==> flow/design.v <==
`timescale 1ns / 1ps
module atomik_delta_acc #(
    parameter DELTA_WIDTH = 64       
)(
    input  wire                     clk,             
    input  wire                     rst_n,           
    input  wire [DELTA_WIDTH-1:0]   delta_in,        
    input  wire                     delta_valid,     
    input  wire [DELTA_WIDTH-1:0]   initial_state_in,    
    input  wire                     load_initial,        
    output wire [DELTA_WIDTH-1:0]   initial_state_out,       
    output wire [DELTA_WIDTH-1:0]   delta_accumulator_out,   
    output wire                     accumulator_zero     
);
    reg [DELTA_WIDTH-1:0] initial_state;
    reg [DELTA_WIDTH-1:0] delta_accumulator;
    always @(posedge clk or negedge rst_n) begin
        if (!rst_n) begin
            initial_state     <= {DELTA_WIDTH{1'b0}};
            delta_accumulator <= {DELTA_WIDTH{1'b0}};
        end
        else begin
            if (load_initial) begin
                initial_state     <= initial_state_in;
                delta_accumulator <= {DELTA_WIDTH{1'b0}};   
            end
            if (delta_valid) begin
                delta_accumulator <= delta_accumulator ^ delta_in;
            end
        end
    end
    assign initial_state_out     = initial_state;
    assign delta_accumulator_out = delta_accumulator;
    assign accumulator_zero = ~(|delta_accumulator);
endmodule
`timescale 1ns / 1ps
module atomik_parallel_acc #(
    parameter DELTA_WIDTH = 64,      
    parameter N_BANKS     = 4,       
    parameter BANK_SEL_W  = (N_BANKS > 1) ? $clog2(N_BANKS) : 1   
)(
    input  wire                              clk,
    input  wire                              rst_n,
    input  wire [DELTA_WIDTH-1:0]            delta_in,
    input  wire                              delta_valid,
    input  wire [N_BANKS*DELTA_WIDTH-1:0]    delta_parallel_in,
    input  wire [N_BANKS-1:0]                delta_parallel_valid,
    input  wire                              parallel_mode,
    input  wire [DELTA_WIDTH-1:0]            initial_state_in,
    input  wire                              load_initial,
    output wire [DELTA_WIDTH-1:0]            current_state,
    output wire [DELTA_WIDTH-1:0]            merged_accumulator,
    output wire                              accumulator_zero,
    output wire [BANK_SEL_W-1:0]             current_bank,
    output wire [N_BANKS-1:0]                bank_active
);
    reg [DELTA_WIDTH-1:0] initial_state  ;
    reg [BANK_SEL_W-1:0] bank_sel;
    always @(posedge clk or negedge rst_n) begin
        if (!rst_n) begin
            initial_state <= {DELTA_WIDTH{1'b0}};
        end
        else if (load_initial) begin
            initial_state <= initial_state_in;
        end
    end
    always @(posedge clk or negedge rst_n) begin
        if (!rst_n) begin
            bank_sel <= {BANK_SEL_W{1'b0}};
        end
        else if (load_initial) begin
            bank_sel <= {BANK_SEL_W{1'b0}};
        end
        else if (!parallel_mode && delta_valid) begin
            if (bank_sel == N_BANKS - 1)
                bank_sel <= {BANK_SEL_W{1'b0}};
            else
                bank_sel <= bank_sel + 1'b1;
        end
    end
    wire [N_BANKS-1:0] bank_delta_valid;
    wire [DELTA_WIDTH-1:0] bank_delta_in [0:N_BANKS-1];
    genvar gi;
    generate
        for (gi = 0; gi < N_BANKS; gi = gi + 1) begin : bank_input_mux
            assign bank_delta_valid[gi] = parallel_mode
                ? delta_parallel_valid[gi]
                : (delta_valid && (bank_sel == gi));
            assign bank_delta_in[gi] = parallel_mode
                ? delta_parallel_in[(gi+1)*DELTA_WIDTH-1 -: DELTA_WIDTH]
                : delta_in;
        end
    endgenerate
    wire [DELTA_WIDTH-1:0] bank_acc [0:N_BANKS-1];
    generate
        for (gi = 0; gi < N_BANKS; gi = gi + 1) begin : banks
            atomik_delta_acc #(
                .DELTA_WIDTH(DELTA_WIDTH)
            ) u_bank (
                .clk                  (clk),
                .rst_n                (rst_n),
                .delta_in             (bank_delta_in[gi]),
                .delta_valid          (bank_delta_valid[gi]),
                .initial_state_in     ({DELTA_WIDTH{1'b0}}),
                .load_initial         (load_initial),
                .initial_state_out    (),   
                .delta_accumulator_out(bank_acc[gi]),
                .accumulator_zero     ()    
            );
        end
    endgenerate
    wire [DELTA_WIDTH-1:0] merge_node [0:2*N_BANKS-2];
    generate
        for (gi = 0; gi < N_BANKS; gi = gi + 1) begin : merge_leaf
            assign merge_node[gi] = bank_acc[gi];
        end
        for (gi = 0; gi < N_BANKS - 1; gi = gi + 1) begin : merge_inner
            assign merge_node[N_BANKS + gi] = merge_node[2*gi] ^ merge_node[2*gi + 1];
        end
    endgenerate
    wire [DELTA_WIDTH-1:0] merged_acc_comb  ;
    assign merged_acc_comb = merge_node[2*N_BANKS - 2];
    wire [DELTA_WIDTH-1:0] state_recon  ;
    assign state_recon        = initial_state ^ merged_acc_comb;
    assign current_state      = state_recon;
    assign merged_accumulator = merged_acc_comb;
    assign accumulator_zero   = ~(|merged_acc_comb);
    assign current_bank = bank_sel;
    assign bank_active  = bank_delta_valid;
endmodule
module atomik_top_parallel #(
    parameter integer SYS_CLK_HZ = 94_500_000,
    parameter integer BAUD_RATE  = 115200,
    parameter integer N_BANKS    = 4
)(
    input  wire       sys_clk,
    input  wire       sys_rst_n,
    input  wire       uart_rx,
    output wire       uart_tx,
    output wire [5:0] led
);
    wire clk_int;
    wire pll_lock;
    assign clk_int  = sys_clk;
    assign pll_lock = 1'b1;
    reg [15:0] por_cnt;
    always @(posedge sys_clk or negedge sys_rst_n) begin
        if (!sys_rst_n)
            por_cnt <= 16'd0;
        else if (por_cnt != 16'hFFFF)
            por_cnt <= por_cnt + 16'd1;
    end
    wire por_done = (por_cnt == 16'hFFFF);
    reg [2:0] rst_sync;
    always @(posedge clk_int or negedge sys_rst_n) begin
        if (!sys_rst_n)
            rst_sync <= 3'b000;
        else
            rst_sync <= {rst_sync[1:0], (por_done & pll_lock)};
    end
    wire internal_rst_n = rst_sync[2];
    reg [23:0] heartbeat_cnt;
    always @(posedge clk_int or negedge internal_rst_n) begin
        if (!internal_rst_n)
            heartbeat_cnt <= 24'd0;
        else
            heartbeat_cnt <= heartbeat_cnt + 24'd1;
    end
    localparam integer BAUD_DIV = SYS_CLK_HZ / BAUD_RATE;
    localparam integer HALF_BIT = BAUD_DIV / 2;
    reg [15:0] rx_baud_cnt;
    reg [3:0]  rx_bit_cnt;
    reg [7:0]  rx_shift;
    reg [7:0]  rx_data;
    reg        rx_valid;
    reg [1:0]  rx_state;
    reg [2:0]  rx_sync;
    wire rx_pin = rx_sync[2];
    always @(posedge clk_int or negedge internal_rst_n) begin
        if (!internal_rst_n)
            rx_sync <= 3'b111;
        else
            rx_sync <= {rx_sync[1:0], uart_rx};
    end
    localparam RX_IDLE  = 2'd0;
    localparam RX_START = 2'd1;
    localparam RX_DATA  = 2'd2;
    localparam RX_STOP  = 2'd3;
    always @(posedge clk_int or negedge internal_rst_n) begin
        if (!internal_rst_n) begin
            rx_state    <= RX_IDLE;
            rx_baud_cnt <= 16'd0;
            rx_bit_cnt  <= 4'd0;
            rx_shift    <= 8'd0;
            rx_data     <= 8'd0;
            rx_valid    <= 1'b0;
        end else begin
            rx_valid <= 1'b0;
            case (rx_state)
                RX_IDLE: begin
                    if (!rx_pin) begin
                        rx_state    <= RX_START;
                        rx_baud_cnt <= 16'd0;
                    end
                end
                RX_START: begin
                    if (rx_baud_cnt == HALF_BIT[15:0]) begin
                        if (!rx_pin) begin
                            rx_state    <= RX_DATA;
                            rx_baud_cnt <= 16'd0;
                            rx_bit_cnt  <= 4'd0;
                        end else begin
                            rx_state <= RX_IDLE;
                        end
                    end else begin
                        rx_baud_cnt <= rx_baud_cnt + 16'd1;
                    end
                end
                RX_DATA: begin
                    if (rx_baud_cnt == BAUD_DIV[15:0] - 1) begin
                        rx_baud_cnt <= 16'd0;
                        rx_shift    <= {rx_pin, rx_shift[7:1]};
                        if (rx_bit_cnt == 4'd7)
                            rx_state <= RX_STOP;
                        else
                            rx_bit_cnt <= rx_bit_cnt + 4'd1;
                    end else begin
                        rx_baud_cnt <= rx_baud_cnt + 16'd1;
                    end
                end
                RX_STOP: begin
                    if (rx_baud_cnt == BAUD_DIV[15:0] - 1) begin
                        rx_data  <= rx_shift;
                        rx_valid <= 1'b1;
                        rx_state <= RX_IDLE;
                    end else begin
                        rx_baud_cnt <= rx_baud_cnt + 16'd1;
                    end
                end
            endcase
        end
    end
    reg [15:0] tx_baud_cnt;
    reg [3:0]  tx_bit_cnt;
    reg [7:0]  tx_shift;
    reg        tx_busy;
    reg        tx_out;
    reg        tx_start;
    reg [7:0]  tx_data;
    assign uart_tx = tx_out;
    always @(posedge clk_int or negedge internal_rst_n) begin
        if (!internal_rst_n) begin
            tx_baud_cnt <= 16'd0;
            tx_bit_cnt  <= 4'd0;
            tx_shift    <= 8'hFF;
            tx_busy     <= 1'b0;
            tx_out      <= 1'b1;
        end else begin
            if (!tx_busy && tx_start) begin
                tx_shift    <= tx_data;
                tx_busy     <= 1'b1;
                tx_bit_cnt  <= 4'd0;
                tx_baud_cnt <= 16'd0;
                tx_out      <= 1'b0;
            end else if (tx_busy) begin
                if (tx_baud_cnt == BAUD_DIV[15:0] - 1) begin
                    tx_baud_cnt <= 16'd0;
                    tx_bit_cnt  <= tx_bit_cnt + 4'd1;
                    case (tx_bit_cnt)
                        4'd0, 4'd1, 4'd2, 4'd3, 4'd4, 4'd5, 4'd6, 4'd7: begin
                            tx_out   <= tx_shift[0];
                            tx_shift <= {1'b1, tx_shift[7:1]};
                        end
                        4'd8: tx_out <= 1'b1;
                        4'd9: begin
                            tx_busy <= 1'b0;
                            tx_out  <= 1'b1;
                        end
                        default: begin
                            tx_busy <= 1'b0;
                            tx_out  <= 1'b1;
                        end
                    endcase
                end else begin
                    tx_baud_cnt <= tx_baud_cnt + 16'd1;
                end
            end
        end
    end
    reg         par_delta_valid;
    reg  [63:0] par_delta_in;
    reg         par_load_initial;
    reg  [63:0] par_initial_state_in;
    wire [63:0] par_current_state;
    wire [63:0] par_merged_acc;
    wire        par_acc_zero;
    atomik_parallel_acc #(
        .DELTA_WIDTH (64),
        .N_BANKS     (N_BANKS)
    ) u_parallel_acc (
        .clk                  (clk_int),
        .rst_n                (internal_rst_n),
        .delta_in             (par_delta_in),
        .delta_valid          (par_delta_valid),
        .delta_parallel_in    ({N_BANKS*64{1'b0}}),
        .delta_parallel_valid ({N_BANKS{1'b0}}),
        .parallel_mode        (1'b0),    
        .initial_state_in     (par_initial_state_in),
        .load_initial         (par_load_initial),
        .current_state        (par_current_state),
        .merged_accumulator   (par_merged_acc),
        .accumulator_zero     (par_acc_zero),
        .current_bank         (),
        .bank_active          ()
    );
    localparam CMD_IDLE      = 4'd0;
    localparam CMD_LOAD      = 4'd1;
    localparam CMD_ACCUM     = 4'd2;
    localparam CMD_READ      = 4'd3;
    localparam CMD_READ_WAIT = 4'd4;
    localparam CMD_STATUS    = 4'd5;
    localparam CMD_TX_START  = 4'd7;
    localparam CMD_TX_WAIT   = 4'd8;
    localparam CMD_TX_DONE   = 4'd9;
    reg [3:0]  cmd_state;
    reg [3:0]  byte_cnt;
    reg [63:0] cmd_buffer;
    reg [63:0] tx_buffer;
    reg [3:0]  tx_byte_cnt;
    reg [3:0]  tx_bytes_total;
    reg        cmd_active;
    always @(posedge clk_int or negedge internal_rst_n) begin
        if (!internal_rst_n) begin
            cmd_state            <= CMD_IDLE;
            byte_cnt             <= 4'd0;
            cmd_buffer           <= 64'd0;
            tx_buffer            <= 64'd0;
            tx_byte_cnt          <= 4'd0;
            tx_bytes_total       <= 4'd0;
            tx_start             <= 1'b0;
            tx_data              <= 8'd0;
            cmd_active           <= 1'b0;
            par_delta_valid      <= 1'b0;
            par_delta_in         <= 64'd0;
            par_load_initial     <= 1'b0;
            par_initial_state_in <= 64'd0;
        end else begin
            tx_start         <= 1'b0;
            par_delta_valid  <= 1'b0;
            par_load_initial <= 1'b0;
            case (cmd_state)
                CMD_IDLE: begin
                    cmd_active <= 1'b0;
                    if (rx_valid) begin
                        case (rx_data)
                            8'h4C: begin   
                                cmd_state  <= CMD_LOAD;
                                byte_cnt   <= 4'd0;
                                cmd_buffer <= 64'd0;
                                cmd_active <= 1'b1;
                            end
                            8'h41: begin   
                                cmd_state  <= CMD_ACCUM;
                                byte_cnt   <= 4'd0;
                                cmd_buffer <= 64'd0;
                                cmd_active <= 1'b1;
                            end
                            8'h52: begin   
                                cmd_state  <= CMD_READ;
                                cmd_active <= 1'b1;
                            end
                            8'h53: begin   
                                cmd_state  <= CMD_STATUS;
                                cmd_active <= 1'b1;
                            end
                            default: ;
                        endcase
                    end
                end
                CMD_LOAD: begin
                    if (rx_valid) begin
                        cmd_buffer <= {cmd_buffer[55:0], rx_data};
                        if (byte_cnt == 4'd7) begin
                            par_initial_state_in <= {cmd_buffer[55:0], rx_data};
                            par_load_initial     <= 1'b1;
                            cmd_state            <= CMD_IDLE;
                            cmd_active           <= 1'b0;
                        end else begin
                            byte_cnt <= byte_cnt + 4'd1;
                        end
                    end
                end
                CMD_ACCUM: begin
                    if (rx_valid) begin
                        cmd_buffer <= {cmd_buffer[55:0], rx_data};
                        if (byte_cnt == 4'd7) begin
                            par_delta_in    <= {cmd_buffer[55:0], rx_data};
                            par_delta_valid <= 1'b1;
                            cmd_state       <= CMD_IDLE;
                            cmd_active      <= 1'b0;
                        end else begin
                            byte_cnt <= byte_cnt + 4'd1;
                        end
                    end
                end
                CMD_READ: begin
                    cmd_state <= CMD_READ_WAIT;
                end
                CMD_READ_WAIT: begin
                    tx_buffer      <= par_current_state;
                    tx_byte_cnt    <= 4'd0;
                    tx_bytes_total <= 4'd8;
                    cmd_state      <= CMD_TX_START;
                end
                CMD_STATUS: begin
                    tx_buffer      <= {par_acc_zero, 63'd0};
                    tx_byte_cnt    <= 4'd0;
                    tx_bytes_total <= 4'd1;
                    cmd_state      <= CMD_TX_START;
                end
                CMD_TX_START: begin
                    if (tx_byte_cnt < tx_bytes_total) begin
                        tx_data     <= tx_buffer[63:56];
                        tx_buffer   <= {tx_buffer[55:0], 8'd0};
                        tx_start    <= 1'b1;
                        tx_byte_cnt <= tx_byte_cnt + 4'd1;
                        cmd_state   <= CMD_TX_WAIT;
                    end else begin
                        cmd_state <= CMD_IDLE;
                    end
                end
                CMD_TX_WAIT: begin
                    if (tx_busy)
                        cmd_state <= CMD_TX_DONE;
                end
                CMD_TX_DONE: begin
                    if (!tx_busy) begin
                        if (tx_byte_cnt < tx_bytes_total)
                            cmd_state <= CMD_TX_START;
                        else
                            cmd_state <= CMD_IDLE;
                    end
                end
                default: cmd_state <= CMD_IDLE;
            endcase
        end
    end
    reg [19:0] rx_activity;
    always @(posedge clk_int or negedge internal_rst_n) begin
        if (!internal_rst_n)
            rx_activity <= 20'd0;
        else if (rx_valid)
            rx_activity <= 20'hFFFFF;
        else if (rx_activity != 20'd0)
            rx_activity <= rx_activity - 20'd1;
    end
    assign led[5] = ~pll_lock;
    assign led[4] = ~heartbeat_cnt[23];
    assign led[3] = ~cmd_active;
    assign led[2] = ~par_acc_zero;
    assign led[1] = ~tx_busy;
    assign led[0] = ~(rx_activity != 20'd0);
endmodule
# From RTL to reports: atomik_top_parallel
# The steps from the RTL of atomik_top_parallel to its reports follow in flow order.
# Lines are those of the file above, counted from 1.
# Operators: Yosys type, input widths -> output width; for muxes data width and select width s.
# The mark n/a stands for no value.
# setup
top	atomik_top_parallel
clock_port	sys_clk
lib	sky130hd
pvt_corner	tt_025C_1v80

# Elaborated design
# Counts by Yosys on the flattened word-level netlist (proc, flatten, opt, wreduce). Print and check cells are left out.
# bits
regBits	733
inputBits	3
output_inout_bits	7
wordCells	239
# classes
n_cmp	1
bitwise	13
muxes	81
eq_ne	50
n_addsub	10
reduce_and_logical	49
# op_table
cell	count
$xor 64x64->64	8
$mux 64	6
$pmux 64 s3	1
$mux 56	3
$pmux 56 s2	1
$mux 16	7
$mux 4	18
$reduce_or 64->1	1
$pmux 16 s4	1
$add 16x1->16 const B	3
$mux 20	2
$eq 4x3->1 const B	9
$eq 16x10->1 const B	2
$eq 8x7->1 const B	4
$pmux 4 s2	4
$mux 8	4
$ne 2x2->1 const B	14
$pmux 4 s7	1
$reduce_bool 2->1	12
$add 24x1->24 const B	1
$sub 20x1->20 const B	1
$reduce_bool 20->1	1
$mux 1	20
$mux 2	9
$eq 16x16->1 const B	1
$ne 16x16->1 const B	1
$eq 16x9->1 const B	1
$add 4x1->4 const B	4
# Other operator kinds: 29; their cells: 64.

# Depth
# Depth = most cells in a row (Yosys ltp): at word level without a register or memory, in the mapped netlist without a sequential cell, where the memories' decode and read muxes count.
# depth
word_depth	6
ABC_AREA	0
depth_mapped	10
ltp_nobuf	8

# Synthesis result
# Source: synth_stat.txt of the flow (Yosys; design flattened, memories mapped). It holds for the ABC_AREA given above (unset counts as 0); a run with the other value may have another netlist.
# Totals and module areas in this step are rounded.
# by_type
cell_type	count	area_total_um2
sky130_fd_sc_hd__dfrtp_1	724	1.81E+04
sky130_fd_sc_hd__o21ai_0	648	3243.11
sky130_fd_sc_hd__nand2_1	776	2.91E+03
sky130_fd_sc_hd__xnor2_1	276	2.42E+03
sky130_fd_sc_hd__mux2_2	202	2.27E+03
sky130_fd_sc_hd__clkbuf_1	164	615.59
sky130_fd_sc_hd__nor2_1	152	570.547
sky130_fd_sc_hd__dfstp_2	14	367.853
sky130_fd_sc_hd__a221oi_1	39	341.578
sky130_fd_sc_hd__xor2_1	33	289.027
sky130_fd_sc_hd__ha_1	19	237.728
sky130_fd_sc_hd__buf_1	61	228.97
sky130_fd_sc_hd__nand4_1	31	193.936
sky130_fd_sc_hd__a21oi_1	37	185.178
sky130_fd_sc_hd__nand3_1	30	150.144
sky130_fd_sc_hd__nand2b_1	22	137.632
sky130_fd_sc_hd__inv_1	36	135.13
sky130_fd_sc_hd__and3_1	20	125.12
# Not listed: further types 56, cells in them 184.
# synth_totals
seq_area_mm2	0.01849
yosys_area_mm2	0.03397
cell_count	3468
ff_cells	738
buffers	240
# By module: a second synthesis without flattening, with its own total; a netlist apart from the flattened one above.
# hier_totals
hier_cells	4664
hier_area_mm2	0.04805
# Rows give one instance, submodules left out.
# modules
mod	cells	area_mm2	mod_seq_area_mm2	n_inst
atomik_delta_acc (DELTA_WIDTH=64)	496	0.005718	0.003203	4
atomik_top_parallel	1582	0.01759	0.01043	1
atomik_parallel_acc	1098	0.007591	0.001652	1

# Timing after synthesis
# Source: OpenSTA report_checks on the synthesized netlist (no wires, ideal clock, input and output delay 20% of the period each), path of least setup slack; recovery checks are left aside. Register names are those of the netlist, which keeps one name where synthesis merged equal registers.
# synth_path
path_type	register to output
start	register rx_activity[10]
end	output port led[0]
stages	5
slack_ns	6.277
t_arrival_ns	1.723
output_delay_ns	2.000
period_ns	10.0
required_ns	8.000
path_delay_ns	1.723
t_first_pin_ns	0.000
path_buffers	1
period_less_setup_slack_ns	3.723
# "path_delay_ns" is the arrival time less input delay plus setup time.
# At an output port there is no setup time.
# "stages": output pins that drive a net of the path, with the launching flip-flop's if there is one; two outputs of one cell count as two.
# "period_less_setup_slack_ns" is the clock period less the worst setup slack; recovery checks do not enter. This is arithmetic on one report: input and output delays are still those of the set period (20% each).
# Between the ends stands the longest chain of elaborated cells between them, by number of cells; it is not shown to be the way that was timed. Of several equally long chains one is given.
# A line is the first line of the expression or statement that the cell stems from. Yosys adds cells for indexed reads and writes and turns some case tables into memories.
# At most two assigning lines are given for a register; there are more.
# synth_via
path_cell_list	sky130_fd_sc_hd__dfrtp_1 -> sky130_fd_sc_hd__or4_1 -> sky130_fd_sc_hd__nor4_4 -> sky130_fd_sc_hd__and2_1 -> sky130_fd_sc_hd__clkbuf_1
elab_chain_len	2
cone_cells	2
classes_between	1 x logic; 1 x reduce/logical
# synth_rtl
item	line_no	rtl
start: declaration	448	reg [19:0] rx_activity;
start: assignment	451	rx_activity <= 20'd0;
start: assignment	455	rx_activity <= rx_activity - 20'd1;
$reduce_bool 20->1	462	assign led[0] = ~(rx_activity != 20'd0);
$not 1->1	462
end: declaration	140	output wire [5:0] led

# Worst path after layout
# Path of least setup slack in the final report of flow run A (OpenROAD, finished layout, wires in). Where an end is a register, its clock arrival counts in the times.
# layout_path
path_type	register to output
start	register u_parallel_acc.banks[3].u_bank.delta_accumulator[7]
end	output port led[2]
period_ns	4.53
path_buffers	2
t_arrival_ns	3.57
t_first_pin_ns	0.70
output_delay_ns	0.91
required_ns	3.62
stages	8
slack_ns	0.06
# Between the ends stands the longest chain of elaborated cells between them, by number of cells; it is not shown to be the way that was timed. Of several equally long chains one is given.
# At most two assigning lines are given for a register; there are more.
# layout_via
path_cell_list	sky130_fd_sc_hd__dfrtp_1 -> sky130_fd_sc_hd__xnor2_1 -> sky130_fd_sc_hd__xnor2_1 -> sky130_fd_sc_hd__nand4_1 -> sky130_fd_sc_hd__nor4_4 -> sky130_fd_sc_hd__nand4_1 -> sky130_fd_sc_hd__buf_4 -> sky130_fd_sc_hd__clkdlybuf4s50_1
elab_chain_len	3
cone_cells	3
cone_lines	2
classes_between	2 x logic; 1 x reduce/logical
# layout_rtl
item	line_no	rtl
start: declaration	16	reg [DELTA_WIDTH-1:0] delta_accumulator;
start: assignment	20	delta_accumulator <= {DELTA_WIDTH{1'b0}};
start: assignment	28	delta_accumulator <= delta_accumulator ^ delta_in;
$xor 64x64->64 (2 in a row)	118	assign merge_node[N_BANKS + gi] = merge_node[2*gi] ^ merge_node[2*gi + 1];
$reduce_or 64->1	127	assign accumulator_zero   = ~(|merged_acc_comb);
end: declaration	140	output wire [5:0] led

==> runs of atomik_top_parallel <==
Flow measurements of atomik_top_parallel on sky130hd: 5 stored runs with different settings, listed in no order. Input and output delays are each 20% of the period that was set; the output load is 0.01 pF.
"achievedPeriod_ns" is the run's clock period less its worst setup slack. It is reckoned from that one timing run; input and output delays stay at 20% of the period that was set.
"fin_power_w": no workload was simulated; the value follows from the tool's default switching activity.
The results are shown rounded.

Flow run A, flow files:
==> flow/run.sh <==
#!/bin/bash
# the make line also repeats the synthesis and layout settings of config.mk as NAME=value (left out here)
make -C /OpenROAD-flow-scripts/flow DESIGN_CONFIG=/design/flow/config.mk WORK_HOME=/design/flow/orfs CLKGATE_MAP_FILE= finish
==> flow/config.mk <==
export PLATFORM = sky130hd
export DESIGN_NAME = atomik_top_parallel
export DESIGN_NICKNAME = atomik_top_parallel
export VERILOG_FILES = /design/flow/design.v
export SDC_FILE = /design/flow/constraint.sdc
export NUM_CORES = 4
export LEC_CHECK = 0
export CAP_MARGIN = 0
export CELL_PAD_IN_SITES_DETAIL_PLACEMENT = 2
export CELL_PAD_IN_SITES_GLOBAL_PLACEMENT = 1
export CORE_MARGIN = 2
export CORE_UTILIZATION = 19
export CTS_CLUSTER_DIAMETER = 121
export GPL_ROUTABILITY_DRIVEN = 1
export GPL_TIMING_DRIVEN = 0
export HOLD_SLACK_MARGIN = -0.04
export MAX_ROUTING_LAYER = met4
export MIN_ROUTING_LAYER = met2
export PLACE_DENSITY_LB_ADDON = 0.27
export SLEW_MARGIN = 20
export TNS_END_PERCENT = 65
==> flow/constraint.sdc <==
create_clock -name core_clock -period 4.53 [get_ports {sys_clk}]
set_input_delay 0.9060 -clock core_clock [delete_from_list [all_inputs] [get_ports {sys_clk}]]
set_output_delay 0.9060 -clock core_clock [all_outputs]
set_load 0.01 [all_outputs]

==> results of flow run A, as CSV <==
result,value
achievedPeriod_ns,4.474
final_die_area_mm2,0.1822
post_synth_area_mm2,0.03397
cell_area_final_mm2,0.04097
fin_power_w,0.0144
setup_worst_slack_ns,0.056
tns_setup_ns,0.000

Flow run B, flow files:
==> flow/run.sh <==
#!/bin/bash
# the make line also repeats the synthesis and layout settings of config.mk as NAME=value (left out here)
make -C /OpenROAD-flow-scripts/flow DESIGN_CONFIG=/design/flow/config.mk WORK_HOME=/design/flow/orfs CLKGATE_MAP_FILE= finish
==> flow/config.mk <==
export PLATFORM = sky130hd
export DESIGN_NAME = atomik_top_parallel
export DESIGN_NICKNAME = atomik_top_parallel
export VERILOG_FILES = /design/flow/design.v
export SDC_FILE = /design/flow/constraint.sdc
export NUM_CORES = 4
export LEC_CHECK = 0
export CAP_MARGIN = 15
export CELL_PAD_IN_SITES_DETAIL_PLACEMENT = 0
export CORE_ASPECT_RATIO = 0.65
export CORE_MARGIN = 2
export CORE_UTILIZATION = 58
export CTS_CLUSTER_DIAMETER = 278
export CTS_CLUSTER_SIZE = 92
export GPL_ROUTABILITY_DRIVEN = 0
export GPL_TIMING_DRIVEN = 0
export MAX_ROUTING_LAYER = met4
export MIN_ROUTING_LAYER = met2
export PLACE_DENSITY_LB_ADDON = 0.27
export SLEW_MARGIN = 40
==> flow/constraint.sdc <==
create_clock -name core_clock -period 3.65 [get_ports {sys_clk}]
set_input_delay 0.7300 -clock core_clock [delete_from_list [all_inputs] [get_ports {sys_clk}]]
set_output_delay 0.7300 -clock core_clock [all_outputs]
set_load 0.01 [all_outputs]

==> results of flow run B, as CSV <==
result,value
fin_power_w,0.01134
cell_area_final_mm2,0.03645
post_synth_area_mm2,0.03397
achievedPeriod_ns,3.804
setup_worst_slack_ns,-0.154
tns_setup_ns,-0.159
final_die_area_mm2,0.06056

Flow run C, flow files:
==> flow/run.sh <==
#!/bin/bash
# the make line also repeats the synthesis and layout settings of config.mk as NAME=value (left out here)
make -C /OpenROAD-flow-scripts/flow DESIGN_CONFIG=/design/flow/config.mk WORK_HOME=/design/flow/orfs CLKGATE_MAP_FILE= finish
==> flow/config.mk <==
export PLATFORM = sky130hd
export DESIGN_NAME = atomik_top_parallel
export DESIGN_NICKNAME = atomik_top_parallel
export VERILOG_FILES = /design/flow/design.v
export SDC_FILE = /design/flow/constraint.sdc
export NUM_CORES = 4
export LEC_CHECK = 0
export CAP_MARGIN = 20
export CORE_MARGIN = 2
export CORE_UTILIZATION = 40
export PLACE_DENSITY = 0.6
export SLEW_MARGIN = 20
==> flow/constraint.sdc <==
create_clock -name core_clock -period 4.36 [get_ports {sys_clk}]
set_input_delay 0.8720 -clock core_clock [delete_from_list [all_inputs] [get_ports {sys_clk}]]
set_output_delay 0.8720 -clock core_clock [all_outputs]
set_load 0.01 [all_outputs]

==> results of flow run C, as CSV <==
result,value
setup_worst_slack_ns,0.202
achievedPeriod_ns,4.158
post_synth_area_mm2,0.03397
final_die_area_mm2,0.08727
tns_setup_ns,0.000
cell_area_final_mm2,0.03767
fin_power_w,0.01383

Flow run D, flow files:
==> flow/run.sh <==
#!/bin/bash
# the make line also repeats the synthesis and layout settings of config.mk as NAME=value (left out here)
make -C /OpenROAD-flow-scripts/flow DESIGN_CONFIG=/design/flow/config.mk WORK_HOME=/design/flow/orfs CLKGATE_MAP_FILE= finish
==> flow/config.mk <==
export PLATFORM = sky130hd
export DESIGN_NAME = atomik_top_parallel
export DESIGN_NICKNAME = atomik_top_parallel
export VERILOG_FILES = /design/flow/design.v
export SDC_FILE = /design/flow/constraint.sdc
export NUM_CORES = 4
export LEC_CHECK = 0
export ABC_AREA = 0
export CAP_MARGIN = 25
export CORE_ASPECT_RATIO = 1.79
export CORE_MARGIN = 2
export CORE_UTILIZATION = 50
export CTS_CLUSTER_DIAMETER = 262
export CTS_CLUSTER_SIZE = 67
export MAX_ROUTING_LAYER = met4
export PLACE_DENSITY_LB_ADDON = 0.17
export SLEW_MARGIN = 0
==> flow/constraint.sdc <==
create_clock -name core_clock -period 8.96 [get_ports {sys_clk}]
set_input_delay 1.7920 -clock core_clock [delete_from_list [all_inputs] [get_ports {sys_clk}]]
set_output_delay 1.7920 -clock core_clock [all_outputs]
set_load 0.01 [all_outputs]

==> results of flow run D, as CSV <==
result,value
setup_worst_slack_ns,3.329
final_die_area_mm2,0.07012
fin_power_w,0.004635
achievedPeriod_ns,5.631
tns_setup_ns,0.000
post_synth_area_mm2,0.03397
cell_area_final_mm2,0.03505

Flow run E, flow files:
==> flow/run.sh <==
#!/bin/bash
# the make line also repeats the synthesis and layout settings of config.mk as NAME=value (left out here)
make -C /OpenROAD-flow-scripts/flow DESIGN_CONFIG=/design/flow/config.mk WORK_HOME=/design/flow/orfs CLKGATE_MAP_FILE= finish
==> flow/config.mk <==
export PLATFORM = sky130hd
export DESIGN_NAME = atomik_top_parallel
export DESIGN_NICKNAME = atomik_top_parallel
export VERILOG_FILES = /design/flow/design.v
export SDC_FILE = /design/flow/constraint.sdc
export NUM_CORES = 4
export LEC_CHECK = 0
export CAP_MARGIN = 20
export CELL_PAD_IN_SITES_DETAIL_PLACEMENT = 2
export CORE_MARGIN = 2
export CORE_UTILIZATION = 40
export HOLD_SLACK_MARGIN = -0.04
export SLEW_MARGIN = 20
==> flow/constraint.sdc <==
create_clock -name core_clock -period 10.0 [get_ports {sys_clk}]
set_input_delay 2.0000 -clock core_clock [delete_from_list [all_inputs] [get_ports {sys_clk}]]
set_output_delay 2.0000 -clock core_clock [all_outputs]
set_load 0.01 [all_outputs]

==> results of flow run E, as CSV <==
result,value
post_synth_area_mm2,0.03397
cell_area_final_mm2,0.03779
setup_worst_slack_ns,4.058
tns_setup_ns,0.000
achievedPeriod_ns,5.942
fin_power_w,0.006307
final_die_area_mm2,0.08727
